==> flow/design.v <==
module incline_sat(
    input [12:0] incline,
    output [9:0] incline_sat
);
assign incline_sat = (~incline[12] && |incline[12:9]) ? 10'h1FF : 
                    (incline[12] && ~(&incline[12:9])) ? 10'h200 : incline[9:0];
endmodule
module desiredDrive(
    input [11:0] avg_torque,
    input [4:0] cadence,
    input not_pedaling,
    input [12:0] incline,
    input [2:0] scale,
    output [11:0] target_curr
);
localparam TORQUE_MIN = 12'h380;
localparam TOO_SMALL = 5'h05;
logic [9:0] inc_sat;
incline_sat i1( .incline(incline), .incline_sat(inc_sat));
logic [10:0] incline_factor;
assign incline_factor = {inc_sat[9], inc_sat[9:0]} + 11'd256;
logic [8:0] incline_factor_limit;
assign incline_factor_limit = (incline_factor[10] == 1'b1) ? 9'h000 : (incline_factor[9]) ? 9'h1FF : incline_factor[8:0];
logic [5:0] cadence_factor;
assign cadence_factor = (|cadence[4:1]) ? ({1'b0, cadence} + 6'd32) : 6'h00;
logic [12:0]torque_off;
assign torque_off = {1'b0, avg_torque} - {1'b0, TORQUE_MIN};
logic [12:0] torque_pos;
assign torque_pos = (torque_off[12] == 1'b1) ? 12'h000 : torque_off[11:0];
logic [30:0]assist_prod;
assign assist_prod = not_pedaling ? 30'h00000000 : (torque_pos * incline_factor_limit * cadence_factor * scale);
assign target_curr = (|assist_prod[29:27]) ? 12'hFFF : assist_prod[26:15];
endmodule
module desiredDrive_reg(
    input clk, rst_n,
    input [11:0] avg_torque,
    input [4:0] cadence,
    input not_pedaling,
    input [12:0] incline,
    input [2:0] scale,
    output logic [11:0] target_curr
);
logic [11:0] avg_torque_r;
logic [4:0] cadence_r;
logic not_pedaling_r;
logic [12:0] incline_r;
logic [2:0] scale_r;
logic [11:0] target_curr_nxt;
always_ff @(posedge clk, negedge rst_n) begin
    if (!rst_n) begin
        avg_torque_r <= 12'h000;
        cadence_r <= 5'h00;
        not_pedaling_r <= 1'b0;
        incline_r <= 13'h0000;
        scale_r <= 3'h0;
    end
    else begin
        avg_torque_r <= avg_torque;
        cadence_r <= cadence;
        not_pedaling_r <= not_pedaling;
        incline_r <= incline;
        scale_r <= scale;
    end
end
desiredDrive iDD(.avg_torque(avg_torque_r), .cadence(cadence_r), .not_pedaling(not_pedaling_r),
                 .incline(incline_r), .scale(scale_r), .target_curr(target_curr_nxt));
always_ff @(posedge clk, negedge rst_n) begin
    if (!rst_n)
        target_curr <= 12'h000;
    else
        target_curr <= target_curr_nxt;
end
endmodule
---- Reports on desiredDrive_reg ----
What the tools print for desiredDrive_reg, step after step.
Lines are those of the file above, counted from 1.
Operators: Yosys type, input widths -> output width; for muxes data width and select width s.
Cell names lack the library's common part.
The mark n/a stands for no value.
design
  design top .............................. desiredDrive_reg
  clock ................................... clk
  library ................................. sky130hd
  corner .................................. tt_025C_1v80

---- Word-level counts ----
Yosys after proc, flatten, opt, wreduce and memory -nomap, before mapping. Enables and synchronous resets that opt folds into registers are not counted as muxes. Memory bits, and registers merged into a memory's read port (data or address), are not among the register bits. Print and check cells are not counted. Equal cells are merged and count once.
storage and ports
  output and inout bits ................... 12
  register bits after elaboration ......... 46
  elaborated cells ........................ 28
  input bits .............................. 36
operators by class
  reduce/logical cells .................... 6
  muxes and demuxes ....................... 8
  bitwise gates (word level) .............. 2
  multipliers ............................. 3
  add/sub/neg operators ................... 3
operators with widths
  operator                count
  $mul 12x9->21           1
  $mul 31x6->31           1
  $mul 31x3->30           1
  $mux 30                 1
  $mux 12                 2
  $mux 10                 2
  $mux 9                  2
  $sub 12x10->13 const B  1
  $add 10x10->11 const B  1
  $reduce_or 4->1         2
  $add 5x6->6 const B     1
  $mux 6                  1
  $reduce_and 4->1        1
  $reduce_or 3->1         1
  $logic_and 1x1->1       2
  $not 1->1               2

---- Logic depth ----
Depth = most cells in a row (Yosys ltp): at word level without a register or memory, in the mapped netlist without a sequential cell, where the memories' decode and read muxes count.
logic depth
  depth in word-level cells ............... 14
  ABC_AREA ................................ 0
  gate-level depth with buffers ........... 55
  gate-level depth less buffers ........... 53

---- Mapped cells and area ----
The flow's flattened synthesis, as Yosys stat reports it; memories are mapped. The netlist is that of the ABC_AREA named above (0 if unset); the other value can give another one.
The area totals of this step are shown rounded.
cell types
  cell type  count  area in all (um^2)
  fa_1       174    3.48E+03
  ha_1       109    1.36E+03
  dfrtp_1    46     1.15E+03
  inv_1      249    934.646
  nand2_1    201    754.474
  and2_1     60     375.36
  nor2_1     81     304.042
  a21oi_1    51     255.245
  xnor2_1    26     227.718
  a21o_1     30     225.216
  nand3_1    40     200.192
  xor2_1     19     166.41
  o21ai_0    32     160.154
  clkbuf_1   35     131.376
  nor3_1     19     95.091
  a2111oi_4  3      82.579
  nor2b_1    13     81.328
  a211oi_1   10     75.072
Not listed: further types 47, cells in them 126.
synthesis totals
  cell count .............................. 1324
  sequential part of the area ............. 1151 um^2
  flip-flops .............................. 46
  buffers ................................. 38
  synthesis area .......................... 11090 um^2
By module: a second synthesis without flattening, with its own total; a netlist apart from the flattened one above.
unflattened totals
  cells (unflattened synthesis) ........... 1304
  area (unflattened synthesis) ............ 10930 um^2
Rows give one instance, submodules left out.
modules
  module            area (um^2)  cells  times used  sequential area (um^2)
  desiredDrive      9544         1224   1           0.0
  desiredDrive_reg  1151         46     1           1151
  incline_sat       239.0        34     1           0.0

---- Timing after synthesis ----
Source: OpenSTA report_checks on the synthesized netlist (no wires, ideal clock, input and output delay 20% of the period each), path of least setup slack; recovery checks are left aside. Register names are those of the netlist, which keeps one name where synthesis merged equal registers.
timing after synthesis
  path type ............................... reg2reg
  start point ............................. register incline_r[11]
  end point ............................... register (no name shown)
  required time ........................... 12868 ps
  arrival time ............................ 11286 ps
  library setup time ...................... 132 ps
  path buffers ............................ 3
  delay of the path ....................... 11418 ps
  driving pins on the path ................ 50
  path slack .............................. 1582 ps
  period .................................. 13000 ps
  time at the first pin ................... 0 ps
  synthesis period reached ................ 11418 ps
"delay of the path" = arrival - input delay + setup time.
"driving pins on the path" counts driving pins, that of a launching flip-flop among them; a cell with two outputs on the path counts twice.
"synthesis period reached" = period - worst setup slack (recovery checks aside). The figure is calculated, with input and output delays left at 20% of the set period.
Between the ends stands the longest chain of elaborated cells between them, by number of cells; it is not shown to be the way that was timed. Of several equally long chains one is given.
A line is the first line of the expression or statement that the cell stems from. Yosys adds cells for indexed reads and writes and turns some case tables into memories.
on the way, after synthesis
  cell sequence ........................... dfrtp_1 -> nor3_1 -> nor2_1 -> a21o_1 -> ha_1 -> nor2_1 -> clkbuf_1 -> a21o_1 -> clkbuf_1 -> nor2_1 -> fa_1 -> inv_1 -> fa_1 -> inv_1 -> fa_1 -> inv_1 -> fa_1 -> inv_1 -> (+14 left out) -> a21o_1 -> a2111oi_4 -> o32ai_2 -> a21oi_1 -> inv_1 -> a21oi_1 -> xnor2_1 -> nand2_1 -> fa_1 -> inv_1 -> ha_1 -> nand4_1 -> a2111oi_4 -> or2_2 -> o2111ai_1 -> a211oi_2 -> buf_6 -> o21ai_0
  length of the longest elaborated chain .. 14
  elaborated cells between the ends (all ways) .. 16
  source lines of those cells ............. 6
  those cells by class .................... add/sub (1); mul (3); mux (6); logic (1); reduce/logical (5)
ends and longest elaborated chain, after synthesis
  item                 line  text
  from (decl)          46    logic [12:0] incline_r;
  from (assign)        54    incline_r <= 13'h0000;
  from (assign)        61    incline_r <= incline;
  $reduce_and 4->1     6     (incline[12] && ~(&incline[12:9])) ? 10'h200 : incline[9:0];
  $not 1->1            6
  $logic_and 1x1->1    6
  $mux 10              6
  $mux 10              5     assign incline_sat = (~incline[12] && |incline[12:9]) ? 10'h1FF :
  $add 10x10->11       21    assign incline_factor = {inc_sat[9], inc_sat[9:0]} + 11'd256;
  $mux 9 (2 in a row)  23    assign incline_factor_limit = (incline_factor[10] == 1'b1) ? 9'h000 : (incline_factor[9]) ? 9'h1FF : incline_f ...
  $mul 12x9->21        31    assign assist_prod = not_pedaling ? 30'h00000000 : (torque_pos * incline_factor_limit * cadence_factor * scale ...
  $mul 31x6->31        31
  $mul 31x3->30        31
  $mux 30              31
  $reduce_or 3->1      32
  $mux 12              32
  to (assign)          69
  to (assign)          71
  to (decl)            41

---- Path in the finished layout ----
Path of least setup slack in the final report of flow run A (OpenROAD, finished layout, wires in). Where an end is a register, its clock arrival counts in the times.
The path's times are printed in steps of 10 ps; the period is the one set.
timing after layout
  path type ............................... reg2reg
  start point ............................. register incline_r[11]
  end point ............................... register (no name shown)
  library setup time ...................... 130 ps
  path slack .............................. 890 ps
  time at the first pin ................... 300 ps
  period .................................. 13000 ps
  driving pins on the path ................ 50
  path buffers ............................ 3
  arrival time ............................ 12290 ps
  required time ........................... 13180 ps
Between the ends stands the longest chain of elaborated cells between them, by number of cells; it is not shown to be the way that was timed. Of several equally long chains one is given.
on the way, after layout
  cell sequence ........................... dfrtp_1 -> nor3_1 -> nor2_1 -> a21o_1 -> ha_1 -> nor2_1 -> buf_4 -> a21oi_1 -> nand3_1 -> fa_1 -> fa_1 -> inv_1 -> fa_1 -> inv_1 -> fa_1 -> inv_1 -> ha_1 -> o21a_1 -> (+14 left out) -> a21o_1 -> a2111oi_4 -> o32ai_2 -> a21oi_1 -> inv_1 -> a21oi_1 -> xnor2_1 -> nand2_1 -> fa_1 -> inv_1 -> ha_1 -> nand4_1 -> a2111oi_4 -> o21ai_0 -> and4b_1 -> a211oi_2 -> buf_4 -> o21ai_0
  length of the longest elaborated chain .. 14
  elaborated cells between the ends (all ways) .. 16
  source lines of those cells ............. 6
  those cells by class .................... add/sub (1); mul (3); mux (6); logic (1); reduce/logical (5)
ends and longest elaborated chain, after layout
  item                 line  text
  from (decl)          46    logic [12:0] incline_r;
  from (assign)        54    incline_r <= 13'h0000;
  from (assign)        61    incline_r <= incline;
  $reduce_and 4->1     6     (incline[12] && ~(&incline[12:9])) ? 10'h200 : incline[9:0];
  $not 1->1            6
  $logic_and 1x1->1    6
  $mux 10              6
  $mux 10              5     assign incline_sat = (~incline[12] && |incline[12:9]) ? 10'h1FF :
  $add 10x10->11       21    assign incline_factor = {inc_sat[9], inc_sat[9:0]} + 11'd256;
  $mux 9 (2 in a row)  23    assign incline_factor_limit = (incline_factor[10] == 1'b1) ? 9'h000 : (incline_factor[9]) ? 9'h1FF : incline_f ...
  $mul 12x9->21        31    assign assist_prod = not_pedaling ? 30'h00000000 : (torque_pos * incline_factor_limit * cadence_factor * scale ...
  $mul 31x6->31        31
  $mul 31x3->30        31
  $mux 30              31
  $reduce_or 3->1      32
  $mux 12              32
  to (assign)          69
  to (assign)          71
  to (decl)            41

Module desiredDrive_reg, platform sky130hd: 3 stored runs of the flow (Yosys, OpenROAD) with differing settings, in no particular order. Input and output delays are each 20% of the period that was set; the output load is 0.01 pF.
The measured numbers are rounded.

======== flow run A ========
==> flow/run.sh <==
#!/bin/bash
# the make line also repeats the synthesis and layout settings of config.mk as NAME=value (left out here)
make -C /OpenROAD-flow-scripts/flow DESIGN_CONFIG=/design/flow/config.mk WORK_HOME=/design/flow/orfs CLKGATE_MAP_FILE= finish
==> flow/config.mk <==
export PLATFORM = sky130hd
export DESIGN_NAME = desiredDrive_reg
export DESIGN_NICKNAME = desiredDrive_reg
export VERILOG_FILES = /design/flow/design.v
export SDC_FILE = /design/flow/constraint.sdc
export NUM_CORES = 4
export LEC_CHECK = 0
export CAP_MARGIN = 20
export CORE_MARGIN = 2
export CORE_UTILIZATION = 40
export HOLD_SLACK_MARGIN = 0.19
export SLEW_MARGIN = 20
export TNS_END_PERCENT = 10
==> flow/constraint.sdc <==
create_clock -name core_clock -period 13.0 [get_ports {clk}]
set_input_delay 2.6000 -clock core_clock [delete_from_list [all_inputs] [get_ports {clk}]]
set_output_delay 2.6000 -clock core_clock [all_outputs]
set_load 0.01 [all_outputs]

-------- measured, flow run A --------
  utilization in the final report ......... 0.449
  worst setup slack after layout .......... 894 ps
  overall die area ........................ 29080 um^2
  smallest hold slack ..................... 770 ps
  std-cell area (final layout) ............ 12160 um^2
  summed negative setup slack ............. 0 ps
  chip area in the Yosys report ........... 11090 um^2

======== flow run B ========
==> flow/run.sh <==
#!/bin/bash
# the make line also repeats the synthesis and layout settings of config.mk as NAME=value (left out here)
make -C /OpenROAD-flow-scripts/flow DESIGN_CONFIG=/design/flow/config.mk WORK_HOME=/design/flow/orfs CLKGATE_MAP_FILE= finish
==> flow/config.mk <==
export PLATFORM = sky130hd
export DESIGN_NAME = desiredDrive_reg
export DESIGN_NICKNAME = desiredDrive_reg
export VERILOG_FILES = /design/flow/design.v
export SDC_FILE = /design/flow/constraint.sdc
export NUM_CORES = 4
export LEC_CHECK = 0
export ABC_AREA = 1
export CAP_MARGIN = 10
export CORE_ASPECT_RATIO = 0.78
export CORE_MARGIN = 2
export CORE_UTILIZATION = 67
export CTS_CLUSTER_DIAMETER = 99
export GPL_ROUTABILITY_DRIVEN = 1
export GPL_TIMING_DRIVEN = 1
export MAX_ROUTING_LAYER = met5
export PLACE_DENSITY_LB_ADDON = 0.14
export SLEW_MARGIN = 20
==> flow/constraint.sdc <==
create_clock -name core_clock -period 8.1 [get_ports {clk}]
set_input_delay 1.6200 -clock core_clock [delete_from_list [all_inputs] [get_ports {clk}]]
set_output_delay 1.6200 -clock core_clock [all_outputs]
set_load 0.01 [all_outputs]

-------- flow run B --------
  stopped before the end: routing reported GRT-0232

======== flow run C ========
==> flow/run.sh <==
#!/bin/bash
# the make line also repeats the synthesis and layout settings of config.mk as NAME=value (left out here)
make -C /OpenROAD-flow-scripts/flow DESIGN_CONFIG=/design/flow/config.mk WORK_HOME=/design/flow/orfs CLKGATE_MAP_FILE= finish
==> flow/config.mk <==
export PLATFORM = sky130hd
export DESIGN_NAME = desiredDrive_reg
export DESIGN_NICKNAME = desiredDrive_reg
export VERILOG_FILES = /design/flow/design.v
export SDC_FILE = /design/flow/constraint.sdc
export NUM_CORES = 4
export LEC_CHECK = 0
export ABC_AREA = 1
export CAP_MARGIN = 15
export CORE_MARGIN = 8
export CORE_UTILIZATION = 39
export CTS_CLUSTER_DIAMETER = 198
export CTS_CLUSTER_SIZE = 43
export GPL_ROUTABILITY_DRIVEN = 0
export GPL_TIMING_DRIVEN = 1
export MAX_ROUTING_LAYER = met4
export PLACE_DENSITY_LB_ADDON = 0.21
export SETUP_SLACK_MARGIN = 2.67
export SLEW_MARGIN = 35
export TNS_END_PERCENT = 90
==> flow/constraint.sdc <==
create_clock -name core_clock -period 14.5 [get_ports {clk}]
set_input_delay 2.9000 -clock core_clock [delete_from_list [all_inputs] [get_ports {clk}]]
set_output_delay 2.9000 -clock core_clock [all_outputs]
set_load 0.01 [all_outputs]

-------- measured, flow run C --------
  utilization in the final report ......... 0.455
  worst setup slack after layout .......... 3194 ps
  overall die area ........................ 34480 um^2
  smallest hold slack ..................... 652 ps
  std-cell area (final layout) ............ 12980 um^2
  summed negative setup slack ............. 0 ps
  chip area in the Yosys report ........... 11230 um^2
